==> flow/design.v <==
module conv(clk,rst,clear,w_w,w_in,if_w,if_in,out);
 input	clk;
 input	rst;
 input	clear;
 input	w_w;
 input	if_w;	
 input [16-1:0] w_in;
 input [16-1:0] if_in;
 output signed [16*2+1:0]out;
 wire signed [16*2:0]out1;
 reg signed [16-1:0] weight [2:0];
 reg signed [16-1:0] feature [2:0];
 always@(posedge rst  or posedge clk)
begin
if(rst)
begin
weight[0]<=16'd0;
weight[1]<=16'd0;
weight[2]<=16'd0;
feature[0]<=16'd0;
feature[1]<=16'd0;
feature[2]<=16'd0;
end
else if(clear)
begin
weight[0]<=16'd0;
weight[1]<=16'd0;
weight[2]<=16'd0;
feature[0]<=16'd0;
feature[1]<=16'd0;
feature[2]<=16'd0;
end
else
begin
if(w_w==1'b1 )
begin
weight[0]<=weight[1];
weight[1]<=weight[2];
weight[2]<=w_in;
end
if(if_w==1'b1 )
begin
feature[0]<=feature[1];
feature[1]<=feature[2];
feature[2]<=if_in;
end
end
end
assign out1 = weight[2]*feature[2]+weight[1]*feature[1]+weight[0]*feature[0];
assign out  ={out1[32],out1};
endmodule
module sat_adder(in0, in1, in2, sum);
input  signed[33:0]	in0, in1, in2;
output signed[15:0]	sum;
wire signed[35:0]temp=(in0+in1+in2);
assign sum=($signed(temp)>$signed(36'd255))?16'd255:($signed(temp)<$signed(36'd0))?16'd0:temp[15:0];
endmodule
module Controller (clk, rst, ROM_IF_A, ROM_W_A, ROM_IF_OE, ROM_W_OE, RAM_A, 
					RAM_WE, RAM_OE, sel_if, sel_w, clear, done);
  parameter INIT    = 3'b000,READ_W=3'b001,WRITE=3'b010,READ_C=3'b011,READ_9=3'b100,Done=3'b101;
  input         clk;
  input         rst;
  output reg [19:0] ROM_IF_A, ROM_W_A;
  output reg		ROM_IF_OE, ROM_W_OE;
  output reg [19:0] RAM_A;
  output reg		RAM_WE;
  output reg		RAM_OE;
  output reg [2:0]  sel_if, sel_w;
  output reg		clear;
  output reg 		done;
  reg	[2:0] tsel_if, tsel_w;
  reg   [2:0]  state,n_state;
  reg	[19:0] column;
  reg   [19:0]  row;
  reg   [3:0]	counter;
always@(posedge clk or posedge rst)begin 
if(rst)
	state<=INIT;
else
	state<=n_state;
end
always@(posedge clk or posedge rst)begin 
  if(rst)begin
    counter<=4'd0;
  end
else if(state==READ_W && counter==4'd9)
      counter<=4'd0;
  else if(state==READ_W)
     counter<=counter+4'd1;
  else if(state==READ_C)
     counter<=counter+4'd1;
  else if(state==READ_9)
     counter<=counter+4'd1;
  else if(state==WRITE || state==INIT)
     counter<=4'd0;
end
always@(*)begin 
    if(state==INIT)begin
    sel_w=3'b0;
      sel_if=3'b0;
end
else if(state==READ_W)
	begin
if(counter==4'd0)begin
                  sel_w=3'b000;
		  sel_if=3'b000;
              end
else  if(counter==4'd1)begin
  			sel_w=3'b001;
		  sel_if=3'b001;
end
else if(counter==4'd2)begin
  			sel_w=3'b001;
		  sel_if=3'b001;
end
else if(counter==4'd3)begin
  			sel_w=3'b001;
		  sel_if=3'b001;
end
else   if(counter==4'd4)begin
                  sel_w=3'b010;
		  sel_if=3'b010;
              end
else   if(counter==4'd5)begin
                  sel_w=3'b010;
		  sel_if=3'b010;
              end
else   if(counter==4'd6)begin
                  sel_w=3'b010;
		  sel_if=3'b010;
              end
else  if(counter==4'd7)begin
                  sel_w=3'b100;
	          sel_if=3'b100;
              end
else  if(counter==4'd8)begin
                  sel_w=3'b100;
	          sel_if=3'b100;
              end
else  if(counter==4'd9)begin
                  sel_w=3'b100;
	          sel_if=3'b100;
              end
else begin
 	           sel_w=3'b100;
	          sel_if=3'b100;
    end
end
else if(state==READ_C)
	begin
          if(counter==4'd0)begin
                  sel_if=3'b000;
	            sel_w=3'b000;
              end
         else if(counter==4'd1)begin
                  sel_if=3'b001;
			sel_w=3'b000;
              end
         else if(counter==4'd2)begin
                  sel_if=3'b010;
			sel_w=3'b000;
              end
	 else if(counter==4'd3)begin
                  sel_if=3'b100;
			sel_w=3'b000;
              end
else  begin
			sel_if=3'b100;
			sel_w=3'b000;
end
    end
else if(state==READ_9)begin
if(counter==4'd0)begin
                  sel_w=3'b000;
		  sel_if=3'b000;
              end
else  if(counter==4'd1)begin
  			sel_w=3'b000;
		  sel_if=3'b001;
end
else if(counter==4'd2)begin
  			sel_w=3'b000;
		  sel_if=3'b001;
end
else if(counter==4'd3)begin
  			sel_w=3'b000;
		  sel_if=3'b001;
end
else   if(counter==4'd4)begin
                  sel_w=3'b000;
		  sel_if=3'b010;
              end
else   if(counter==4'd5)begin
                  sel_w=3'b000;
		  sel_if=3'b010;
              end
else   if(counter==4'd6)begin
                  sel_w=3'b000;
		  sel_if=3'b010;
              end
else  if(counter==4'd7)begin
                  sel_w=3'b000;
	          sel_if=3'b100;
              end
else  if(counter==4'd8)begin
                  sel_w=3'b000;
	          sel_if=3'b100;
              end
else  if(counter==4'd9)begin
                  sel_w=3'b000;
	          sel_if=3'b100;
              end
else begin
sel_w=3'b000;
	          sel_if=3'b100;
end
end
	else if(state==WRITE)
   begin
	          sel_if=3'b000;
                  sel_w=3'b000;
    end
     else
begin
		sel_if=3'b000;
                  sel_w=3'b000;
end
end
always@(*)begin 
if(state==INIT)
RAM_A=20'd0;
if(column==20'd0)
RAM_A=(row<<8)+column;
else
RAM_A=(row<<8)+(column-20'd2);
end
always@(*)begin 
if(state==INIT)
ROM_IF_A=20'd0;
 else   if(state==READ_W)begin
   if(counter==4'd0)begin
    ROM_IF_A=(row<<8)+(row<<1)+column;
   end
  else if(counter==4'd1)begin
    ROM_IF_A=(row<<8)+(row<<1)+(column+20'd1);
   end
   else if(counter==4'd2)begin
    ROM_IF_A=(row<<8)+(row<<1)+(column+20'd2);
   end
   else if(counter==4'd3)begin
    ROM_IF_A=((row+20'd1)<<8)+((row+20'd1)<<1)+column;
   end
    else if(counter==4'd4)begin
    ROM_IF_A=((row+20'd1)<<8)+((row+20'd1)<<1)+(column+20'd1);
   end
    else if(counter==4'd5)begin
    ROM_IF_A=((row+20'd1)<<8)+((row+20'd1)<<1)+(column+20'd2);
   end
    else if(counter==4'd6)begin
    ROM_IF_A=((row+20'd2)<<8)+((row+20'd2)<<1)+column;
   end
    else if(counter==4'd7)begin
    ROM_IF_A=((row+20'd2)<<8)+((row+20'd2)<<1)+(column+20'd1);
   end
    else if(counter==4'd8)begin
    ROM_IF_A=((row+20'd2)<<8)+((row+20'd2)<<1)+(column+20'd2);
   end
    else if(counter==4'd9)begin
    ROM_IF_A=((row+20'd2)<<8)+((row+20'd2)<<1)+(column+20'd2);
   end
else ROM_IF_A=((row+20'd2)<<8)+((row+20'd2)<<1)+(column+20'd2);
   end
   else if(state==READ_9)begin
    if(counter==4'd0)begin
    ROM_IF_A=(row<<8)+(row<<1)+column;
   end
  else if(counter==4'd1)begin
    ROM_IF_A=(row<<8)+(row<<1)+(column+20'd1);
   end
   else if(counter==4'd2)begin
    ROM_IF_A=(row<<8)+(row<<1)+(column+20'd2);
   end
   else if(counter==4'd3)begin
    ROM_IF_A=((row+20'd1)<<8)+((row+20'd1)<<1)+column;
   end
    else if(counter==4'd4)begin
    ROM_IF_A=((row+20'd1)<<8)+((row+20'd1)<<1)+(column+20'd1);
   end
    else if(counter==4'd5)begin
    ROM_IF_A=((row+20'd1)<<8)+((row+20'd1)<<1)+(column+20'd2);
   end
    else if(counter==4'd6)begin
    ROM_IF_A=((row+20'd2)<<8)+((row+20'd2)<<1)+column;
   end
    else if(counter==4'd7)begin
    ROM_IF_A=((row+20'd2)<<8)+((row+20'd2)<<1)+(column+20'd1);
   end
    else if(counter==4'd8)begin
    ROM_IF_A=((row+20'd2)<<8)+((row+20'd2)<<1)+(column+20'd2);
   end
    else if(counter==4'd9)begin
    ROM_IF_A=((row+20'd2)<<8)+((row+20'd2)<<1)+(column+20'd2);
   end
else ROM_IF_A=((row+20'd2)<<8)+((row+20'd2)<<1)+(column+20'd2);
    end   
   else if(state==READ_C)begin
          if(counter==4'd0)begin
             ROM_IF_A=(row<<8)+(row<<1)+column;
          end
         else if(counter==4'd1)begin
             ROM_IF_A=((row+20'd1)<<8)+((row+20'd1)<<1)+column;
          end
         else if(counter==4'd2)begin
             ROM_IF_A=((row+20'd2)<<8)+((row+20'd2)<<1)+column;
          end
	 else if(counter==4'd3)begin
             ROM_IF_A=((row+20'd2)<<8)+((row+20'd2)<<1)+column;
          end
         else
 ROM_IF_A=((row+20'd2)<<8)+((row+20'd2)<<1)+column;
   end
else
ROM_IF_A=20'd0;
end
always@(*)begin 
   if(state==INIT)
ROM_W_A=20'd0;
 else   if(state==READ_W)begin
          if(counter==4'd0)begin
             ROM_W_A=20'd0;
              end
         else if(counter==4'd1)begin
             ROM_W_A=20'd1;
              end
         else if(counter==4'd2)begin
             ROM_W_A=20'd2;
              end
         else if(counter==4'd3)begin
             ROM_W_A=20'd3;
              end
         else if(counter==4'd4)begin
             ROM_W_A=20'd4;
              end
         else if(counter==4'd5)begin
             ROM_W_A=20'd5;
              end
         else if(counter==4'd6)begin
             ROM_W_A=20'd6;
              end
         else if(counter==4'd7)begin
             ROM_W_A=20'd7;
              end
         else if(counter==4'd8)begin
             ROM_W_A=20'd8;
              end
	else if(counter==4'd9)begin
	ROM_W_A=20'd8;
	end
else ROM_W_A=20'd8;
    end   
else
ROM_W_A=20'd0;
end
always@(posedge clk or posedge rst)begin 
  if(rst)begin
     column<=20'd0;
	 row<=20'd0;
  end
else if (column==20'd0 && state==WRITE)
begin
column<=column+20'd3;
end
  else if(state==WRITE && column==20'd257)begin
        column<=20'd0;
        row<=row+20'd1;
   end
  else if(state==WRITE)
   column<=column+20'd1;
  else if(state==READ_C)
  row<=row;
end
always@(*)begin 
  case(state)
       INIT:begin
            n_state=READ_W;
end
       READ_W:begin
                  if(counter==4'd9)
                     n_state=WRITE;
                  else
                     n_state=READ_W;
              end
       READ_C:begin
                  if(counter==4'd3)
                     n_state=WRITE;
                  else
                     n_state=READ_C;
              end
       READ_9:begin
                  if(counter==4'd9)
                     n_state=WRITE;
                  else
                     n_state=READ_9;
              end
       WRITE:begin
                  if(column==20'd257&&row==20'd255)
                     n_state=Done;
                  else if(column==20'd257)
                     n_state=READ_9;
                  else
                     n_state=READ_C;
              end
       Done:n_state=INIT;    
 default:n_state=Done;
endcase
end
always@(*)begin  
case(state)
INIT:begin
	ROM_IF_OE=1'b0;
	ROM_W_OE=1'b0;
	RAM_WE=1'b0;
	RAM_OE=1'b0;
	clear=1'b0;
	done=1'b0;
	end
READ_W:begin
        ROM_IF_OE=1'b1;
	ROM_W_OE=1'b1;
	RAM_WE=1'b0;
	RAM_OE=1'b0;
	clear=1'b0;
	done=1'b0;
      end
WRITE:begin
      ROM_IF_OE=1'b0;
	ROM_W_OE=1'b0;
	RAM_WE=1'b1;
	RAM_OE=1'b0;
	clear=1'b0;
	done=1'b0;
	end
READ_C:begin
      ROM_IF_OE=1'b1;
	ROM_W_OE=1'b0;
	RAM_WE=1'b0;
	RAM_OE=1'b0;
	clear=1'b0;
	done=1'b0;
	end
READ_9:begin
      ROM_IF_OE=1'b1;
	ROM_W_OE=1'b0;
	RAM_WE=1'b0;
	RAM_OE=1'b0;
	clear=1'b0;
	done=1'b0;
	end
Done:begin
      ROM_IF_OE=1'b0;
	ROM_W_OE=1'b0;
	RAM_WE=1'b0;
	RAM_OE=1'b0;
	clear=1'b0;
	done=1'b1;
	end
default:begin
	ROM_IF_OE=1'b0;
	ROM_W_OE=1'b0;
	RAM_WE=1'b0;
	RAM_OE=1'b0;
	clear=1'b0;
	done=1'b0;
	end
endcase
end
endmodule
`timescale 1ns/10ps
module system (clk, rst, ROM_IF_Q, ROM_W_Q, RAM_Q, ROM_IF_A, ROM_W_A,
  ROM_IF_OE, ROM_W_OE, RAM_A, RAM_WE, RAM_OE, RAM_D, done);
  input         clk;
  input         rst;
  input  [15:0] ROM_IF_Q, ROM_W_Q;
  input  [15:0] RAM_Q;
  output [19:0] ROM_IF_A, ROM_W_A;
  output		ROM_IF_OE, ROM_W_OE;
  output [19:0] RAM_A;
  output        RAM_WE;
  output        RAM_OE;
  output [15:0] RAM_D;
  output        done;
  wire [2:0]  sel_if, sel_w;
  wire 		  clear;
  wire [33:0]	out0, out1, out2;
  conv conv1 (
  .clk(clk), .rst(rst), .clear(clear), .w_w(sel_w[0]), .w_in(ROM_W_Q), .if_w(sel_if[0]), .if_in(ROM_IF_Q), .out(out0));
  conv conv2 (
  .clk(clk), .rst(rst), .clear(clear), .w_w(sel_w[1]), .w_in(ROM_W_Q), .if_w(sel_if[1]), .if_in(ROM_IF_Q), .out(out1));
  conv conv3 (
  .clk(clk), .rst(rst), .clear(clear), .w_w(sel_w[2]), .w_in(ROM_W_Q), .if_w(sel_if[2]), .if_in(ROM_IF_Q), .out(out2));
  sat_adder a1 (
  .in0(out0), .in1(out1), .in2(out2), .sum(RAM_D));
  Controller c1(
  .clk(clk), .rst(rst), .ROM_IF_A(ROM_IF_A), .ROM_W_A(ROM_W_A), .ROM_IF_OE(ROM_IF_OE),
  .ROM_W_OE(ROM_W_OE), .RAM_A(RAM_A), .RAM_WE(RAM_WE), .RAM_OE(RAM_OE), .sel_if(sel_if),
  .sel_w(sel_w), .clear(clear), .done(done));
endmodule
# Step by step through the tools: system
# Tool output for the design above before and after an edit, in the order of the flow.
# Lines under "orig" count in the file above, lines under "edited" in the edited file.
# "diff" is "edited" less "orig", of the values as shown; "rel_change_pct" is that difference over "orig", in percent.
# Cell names lack the library's common part.
# The mark - stands for no value.
# inputs
top_module	system
clk_port	clk
lib	sky130hd
lib_corner	tt_025C_1v80

# Edit of the RTL
# The edit as a unified diff against the file above.
# This change comes from a script, not from a designer. The edited design behaves differently; no optimisation was intended.
# begin of diff
@@ -54,5 +54,5 @@
 output signed[15:0]	sum;
 wire signed[35:0]temp=(in0+in1+in2);
-assign sum=($signed(temp)>$signed(36'd255))?16'd255:($signed(temp)<$signed(36'd0))?16'd0:temp[15:0];
+assign sum=($signed(temp)<=$signed(36'd255))?16'd255:($signed(temp)<$signed(36'd0))?16'd0:temp[15:0];
 endmodule
 module Controller (clk, rst, ROM_IF_A, ROM_W_A, ROM_IF_OE, ROM_W_OE, RAM_A, 
# end of diff

# Word level
# Source: Yosys, flattened and elaborated. Widths are those after wreduce. Registers that Yosys merges into a memory's read port (data or address) are not register bits. Print and check cells do not count. Equal cells are merged and count once.
# word_totals
item	orig	edited	diff	rel_change_pct
ff_bits	335	335	0	0.00
input_bits	50	50	0	0.00
out_inout_bits	81	81	0	0.00
word_cells	151	151	0	0.00
# classes
item	orig	edited	diff	rel_change_pct
add_sub_neg	29	29	0	0.00
mul	9	9	0	0.00
compare	2	2	0	0.00
eq_ne	15	15	0	0.00
n_mux	61	61	0	0.00
logic	1	1	0	0.00
reduce_logical	12	12	0	0.00
# ops
operator	orig	edited	diff	rel_change_pct
36-bit by 9-bit > comparator with 1-bit output (second input constant)	1	0	-1	-100.00
36-bit by 9-bit <= comparator with 1-bit output (second input constant)	0	1	1	-
# Unchanged operator kinds not shown: 38.

# Depth
# Yosys ltp: most cells in a row. Word level: on the elaborated netlist, between registers, memories and ports. Mapped: between sequential cells and ports; inverters and the memories' decode and read muxes count.
# depth
item	orig	edited	diff	rel_change_pct
word_depth	14	14	0	0.00
abc_area	0	0	-	-
depth_mapped	60	60	0	0.00
depth_no_buf	58	59	1	1.72

# Synthesis result
# The flow's flattened synthesis, as Yosys stat reports it; memories are mapped. The netlist is that of the ABC_AREA named above (0 if unset); the other value can give another one.
# by_type
type	orig	edited	diff	rel_change_pct
a21oi_1	405	371	-34	-8.40
nand2_1	1446	1427	-19	-1.31
o31ai_1	34	21	-13	-38.24
nand2b_1	154	166	12	7.79
o21a_1	77	65	-12	-15.58
a211oi_1	62	50	-12	-19.35
a21boi_0	17	6	-11	-64.71
and3_1	57	47	-10	-17.54
inv_1	3027	3036	9	0.30
buf_4	30	21	-9	-30.00
a211o_1	19	10	-9	-47.37
o21ai_0	254	246	-8	-3.15
xor2_1	168	176	8	4.76
nor4_1	16	24	8	50.00
a31o_2	6	14	8	133.33
and4_1	3	11	8	266.67
and2_1	1027	1034	7	0.68
nor2_1	383	390	7	1.83
# Unchanged cell types not shown: 23.
# Not every row of either side is listed.
# synth_totals
item	orig	edited	diff	rel_change_pct
cells	13217	13175	-42	-0.32
synth_area_um2	121464.0	121415.2	-48.8	-0.04
seqArea_um2	8459.4	8459.4	0.0	0.00
ff_cells	338	338	0	0.00
buffers	451	451	0	0.00
# The figures by module come from a second, unflattened synthesis with its own total; it is not the netlist above.
# unflattened
item	orig	edited	diff	rel_change_pct
hier_cells	13165	13173	8	0.06
hier_area_um2	121129.9	120964.8	-165.1	-0.14
# Rows give one instance, submodules left out.
# by_module_orig
mod	n_inst	cells	area_um2	mod_seq_area_um2
conv	3	3574	34375.5	2402.3
Controller	1	2051	14796.7	1252.5
sat_adder	1	392	3206.8	0.0
system	1	0	0.0	0.0
# by_module_edited
mod	n_inst	cells	area_um2	mod_seq_area_um2
conv	3	3574	34375.5	2402.3
Controller	1	2051	14796.7	1252.5
sat_adder	1	400	3041.7	0.0
system	1	0	0.0	0.0

# Timing after synthesis
# OpenSTA on the mapped netlist: ideal clock, no wires. The path of least setup slack (recovery checks aside). Input and output delay are each 20% of the period. Register names are those of the netlist, which keeps one name where synthesis merged equal registers.
# synth_timing
item	orig	edited	diff	rel_change_pct
path_type	reg2out	reg2out	-	-
start	register conv2.feature[1][1]	register conv3.weight[2][10]	-	-
end	output RAM_D[3]	output RAM_D[3]	-	-
clock_period_ps	22000	22000	0	0.00
output_delay_ps	4400	4400	0	0.00
t_first_pin_ps	0	0	0	-
t_arrival_ps	13597	13277	-320	-2.35
t_required_ps	17600	17600	0	0.00
path_slack_ps	4003	4323	320	-
delay_ps	13597	13277	-320	-2.35
driving_pins	54	54	0	0.00
n_path_buf	2	1	-1	-50.00
period_less_setup_slack_ps	17997	17677	-320	-1.78
# "delay_ps" = arrival - input delay + setup time.
# A path that ends at an output port has no setup time.
# "driving_pins": output pins that drive a net of the path, with the launching flip-flop's if there is one; two outputs of one cell count as two.
# "period_less_setup_slack_ps" is the clock period less the worst setup slack; recovery checks do not enter. This is arithmetic on one report: input and output delays are still those of the set period (20% each).
# The rows between start and end are the longest chain of elaborated cells between them; the timing report does not say that the signal goes this way. Where chains are equally long, one stands for them.
# Each line given opens the expression or statement behind the cell; cells for indexed reads and writes are added by Yosys, which also makes memories of some case tables.
# A register here has more assigning lines than the two given.
# synth_between_orig
cell_sequence	dfrtp_1 clkbuf_1 nand2_1 fa_1 fa_1 fa_1 fa_1 inv_1 fa_1 inv_1 fa_1 inv_1 ha_1 a21o_1 a21o_1 a21o_1 o21a_1 nor2_1 [... 18 more ...] a41o_1 o31a_1 nor4_1 a311oi_1 fa_1 inv_1 ha_1 buf_2 nor3b_1 a2111oi_2 o21ai_1 or4_1 or4_1 a211o_1 nor4_1 and4_1 nand4_4 o21a_1
elab_chain_cells	8
cells_between	9
cone_lines	3
cone_classes	4 x add/sub; 1 x mul; 2 x compare; 2 x mux
# synth_rtl_orig
item	line	source
start: declaration	12	reg signed [16-1:0] feature [2:0];
start: assignment	21	feature[1]<=16'd0;
start: assignment	44	feature[1]<=feature[2];
16-bit by 16-bit multiplier with 32-bit output	49	assign out1 = weight[2]*feature[2]+weight[1]*feature[1]+weight[0]*feature[0];
33-bit adder	49
33-bit by 32-bit adder with 33-bit output	49
33-bit by 33-bit adder with 34-bit output	55	wire signed[35:0]temp=(in0+in1+in2);
34-bit by 33-bit adder with 35-bit output	55
36-bit by 1-bit < comparator with 1-bit output	56	assign sum=($signed(temp)>$signed(36'd255))?16'd255:($signed(temp)<$signed(36'd0))?16'd0:temp[15:0];
16-bit two-way mux x2	56
end: declaration	490	output [15:0] RAM_D;
# synth_between_edited
cell_sequence	dfrtp_1 clkbuf_1 nand2_1 fa_1 fa_1 fa_1 fa_1 inv_1 fa_1 fa_1 ha_1 and3_1 a311oi_1 o41ai_1 a31oi_1 nor3_1 o21ai_0 nand2b_1 [... 18 more ...] a41oi_1 o21ai_0 a21oi_1 xnor2_1 fa_1 inv_1 ha_1 nor3b_1 a221oi_1 nand3_1 nor4_1 nand4_1 a2111oi_0 and4_1 nand4_1 nor4_2 a41o_2 nand2b_1
elab_chain_cells	7
cells_between	8
cone_lines	3
cone_classes	3 x add/sub; 1 x mul; 2 x compare; 2 x mux
# synth_rtl_edited
item	line	source
start: declaration	11	reg signed [16-1:0] weight [2:0];
start: assignment	19	weight[2]<=16'd0;
start: assignment	39	weight[2]<=w_in;
16-bit by 16-bit multiplier with 32-bit output	49	assign out1 = weight[2]*feature[2]+weight[1]*feature[1]+weight[0]*feature[0];
33-bit adder	49
33-bit by 32-bit adder with 33-bit output	49
34-bit by 33-bit adder with 35-bit output	55	wire signed[35:0]temp=(in0+in1+in2);
36-bit by 1-bit < comparator with 1-bit output	56	assign sum=($signed(temp)<=$signed(36'd255))?16'd255:($signed(temp)<$signed(36'd0))?16'd0:temp[15:0];
16-bit two-way mux x2	56
end: declaration	490	output [15:0] RAM_D;

# Timing after layout
# Path of least setup slack in the final report of the runs of pair 1 (OpenROAD, finished layout, wires in). Where an end is a register, its clock arrival counts in the times.
# The report prints the path's times to 10 ps; the period is as set.
# layout_timing
item	orig	edited	diff	rel_change_pct
path_type	reg2out	reg2out	-	-
start	register conv1.weight[2][4]	register conv1.weight[2][4]	-	-
end	output RAM_D[2]	output RAM_D[3]	-	-
clock_period_ps	21400	21400	0	0.00
output_delay_ps	4280	4280	0	0.00
t_first_pin_ps	680	660	-20	-2.94
t_arrival_ps	16580	16310	-270	-1.63
t_required_ps	17120	17120	0	0.00
path_slack_ps	540	810	270	-
driving_pins	52	54	2	3.85
n_path_buf	1	1	0	0.00
# The rows between start and end are the longest chain of elaborated cells between them; the timing report does not say that the signal goes this way. Where chains are equally long, one stands for them.
# A register here has more assigning lines than the two given.
# layout_between_orig
cell_sequence	dfrtp_1 and2_1 fa_1 fa_1 ha_1 fa_1 inv_1 fa_1 fa_1 inv_1 ha_1 a2111oi_0 o31ai_1 nand2_1 a21oi_1 o21a_1 nor2_1 o21ai_0 [... 16 more ...] o41a_1 a41o_1 nor2_1 xor2_1 fa_1 inv_1 ha_1 a21o_1 a21oi_1 a21oi_1 or4_1 or4_1 a211o_1 nor4_1 and4_1 nand4_4 o21a_1 clkdlybuf4s50_1
elab_chain_cells	8
cells_between	9
cone_lines	3
cone_classes	4 x add/sub; 1 x mul; 2 x compare; 2 x mux
# layout_rtl_orig
item	line	source
start: declaration	11	reg signed [16-1:0] weight [2:0];
start: assignment	19	weight[2]<=16'd0;
start: assignment	39	weight[2]<=w_in;
16-bit by 16-bit multiplier with 32-bit output	49	assign out1 = weight[2]*feature[2]+weight[1]*feature[1]+weight[0]*feature[0];
33-bit adder	49
33-bit by 32-bit adder with 33-bit output	49
33-bit by 33-bit adder with 34-bit output	55	wire signed[35:0]temp=(in0+in1+in2);
34-bit by 33-bit adder with 35-bit output	55
36-bit by 1-bit < comparator with 1-bit output	56	assign sum=($signed(temp)>$signed(36'd255))?16'd255:($signed(temp)<$signed(36'd0))?16'd0:temp[15:0];
16-bit two-way mux x2	56
end: declaration	490	output [15:0] RAM_D;
# layout_between_edited
cell_sequence	dfrtp_1 and2_1 fa_1 inv_1 fa_1 fa_1 fa_1 inv_1 fa_1 inv_1 fa_1 inv_1 ha_1 and2_1 a311oi_1 and2_1 o21ai_0 a21oi_1 [... 18 more ...] o21ai_0 a21oi_1 xor2_1 fa_1 inv_1 ha_1 nor3b_1 a221oi_1 nand3_1 nor4_2 nand4_1 a2111oi_2 and4_1 nand4_1 nor4_2 a41o_2 nand2b_1 clkdlybuf4s50_1
elab_chain_cells	8
cells_between	9
cone_lines	3
cone_classes	4 x add/sub; 1 x mul; 2 x compare; 2 x mux
# layout_rtl_edited
item	line	source
start: declaration	11	reg signed [16-1:0] weight [2:0];
start: assignment	19	weight[2]<=16'd0;
start: assignment	39	weight[2]<=w_in;
16-bit by 16-bit multiplier with 32-bit output	49	assign out1 = weight[2]*feature[2]+weight[1]*feature[1]+weight[0]*feature[0];
33-bit adder	49
33-bit by 32-bit adder with 33-bit output	49
33-bit by 33-bit adder with 34-bit output	55	wire signed[35:0]temp=(in0+in1+in2);
34-bit by 33-bit adder with 35-bit output	55
36-bit by 1-bit < comparator with 1-bit output	56	assign sum=($signed(temp)<=$signed(36'd255))?16'd255:($signed(temp)<$signed(36'd0))?16'd0:temp[15:0];
16-bit two-way mux x2	56
end: declaration	490	output [15:0] RAM_D;

# Flow runs
# Runs of the flow (Yosys, OpenROAD) on both versions; the two runs of a pair have the same settings. The constraints put input and output delay at 20% of the set period each and load the outputs with 0.01 pF.
# settings_pair_1
CORE_UTILIZATION	40
period_ns	21.4
CAP_MARGIN	20
CORE_MARGIN	2
SLEW_MARGIN	20
# results_pair_1
item	orig	edited	diff	rel_change_pct
synth_chip_area_um2	121464.0	121415.2	-48.8	-0.04
die_footprint_um2	308086.0	307958.0	-128.0	-0.04
post_route_stdcell_area_um2	128556.0	128388.0	-168.0	-0.13
layout_utilization_pct	42.5	42.4	-0.1	-
timing.setup.ws_ps	542	814	272	-
total_negative_slack_ps	0	0	0	-
total_power_mw	1.769	1.903	0.134	7.57
# By "total_power_mw" is meant OpenSTA's value without simulated activity: inputs other than the clock are taken to toggle once in ten clock periods, and the tool carries that through the logic.
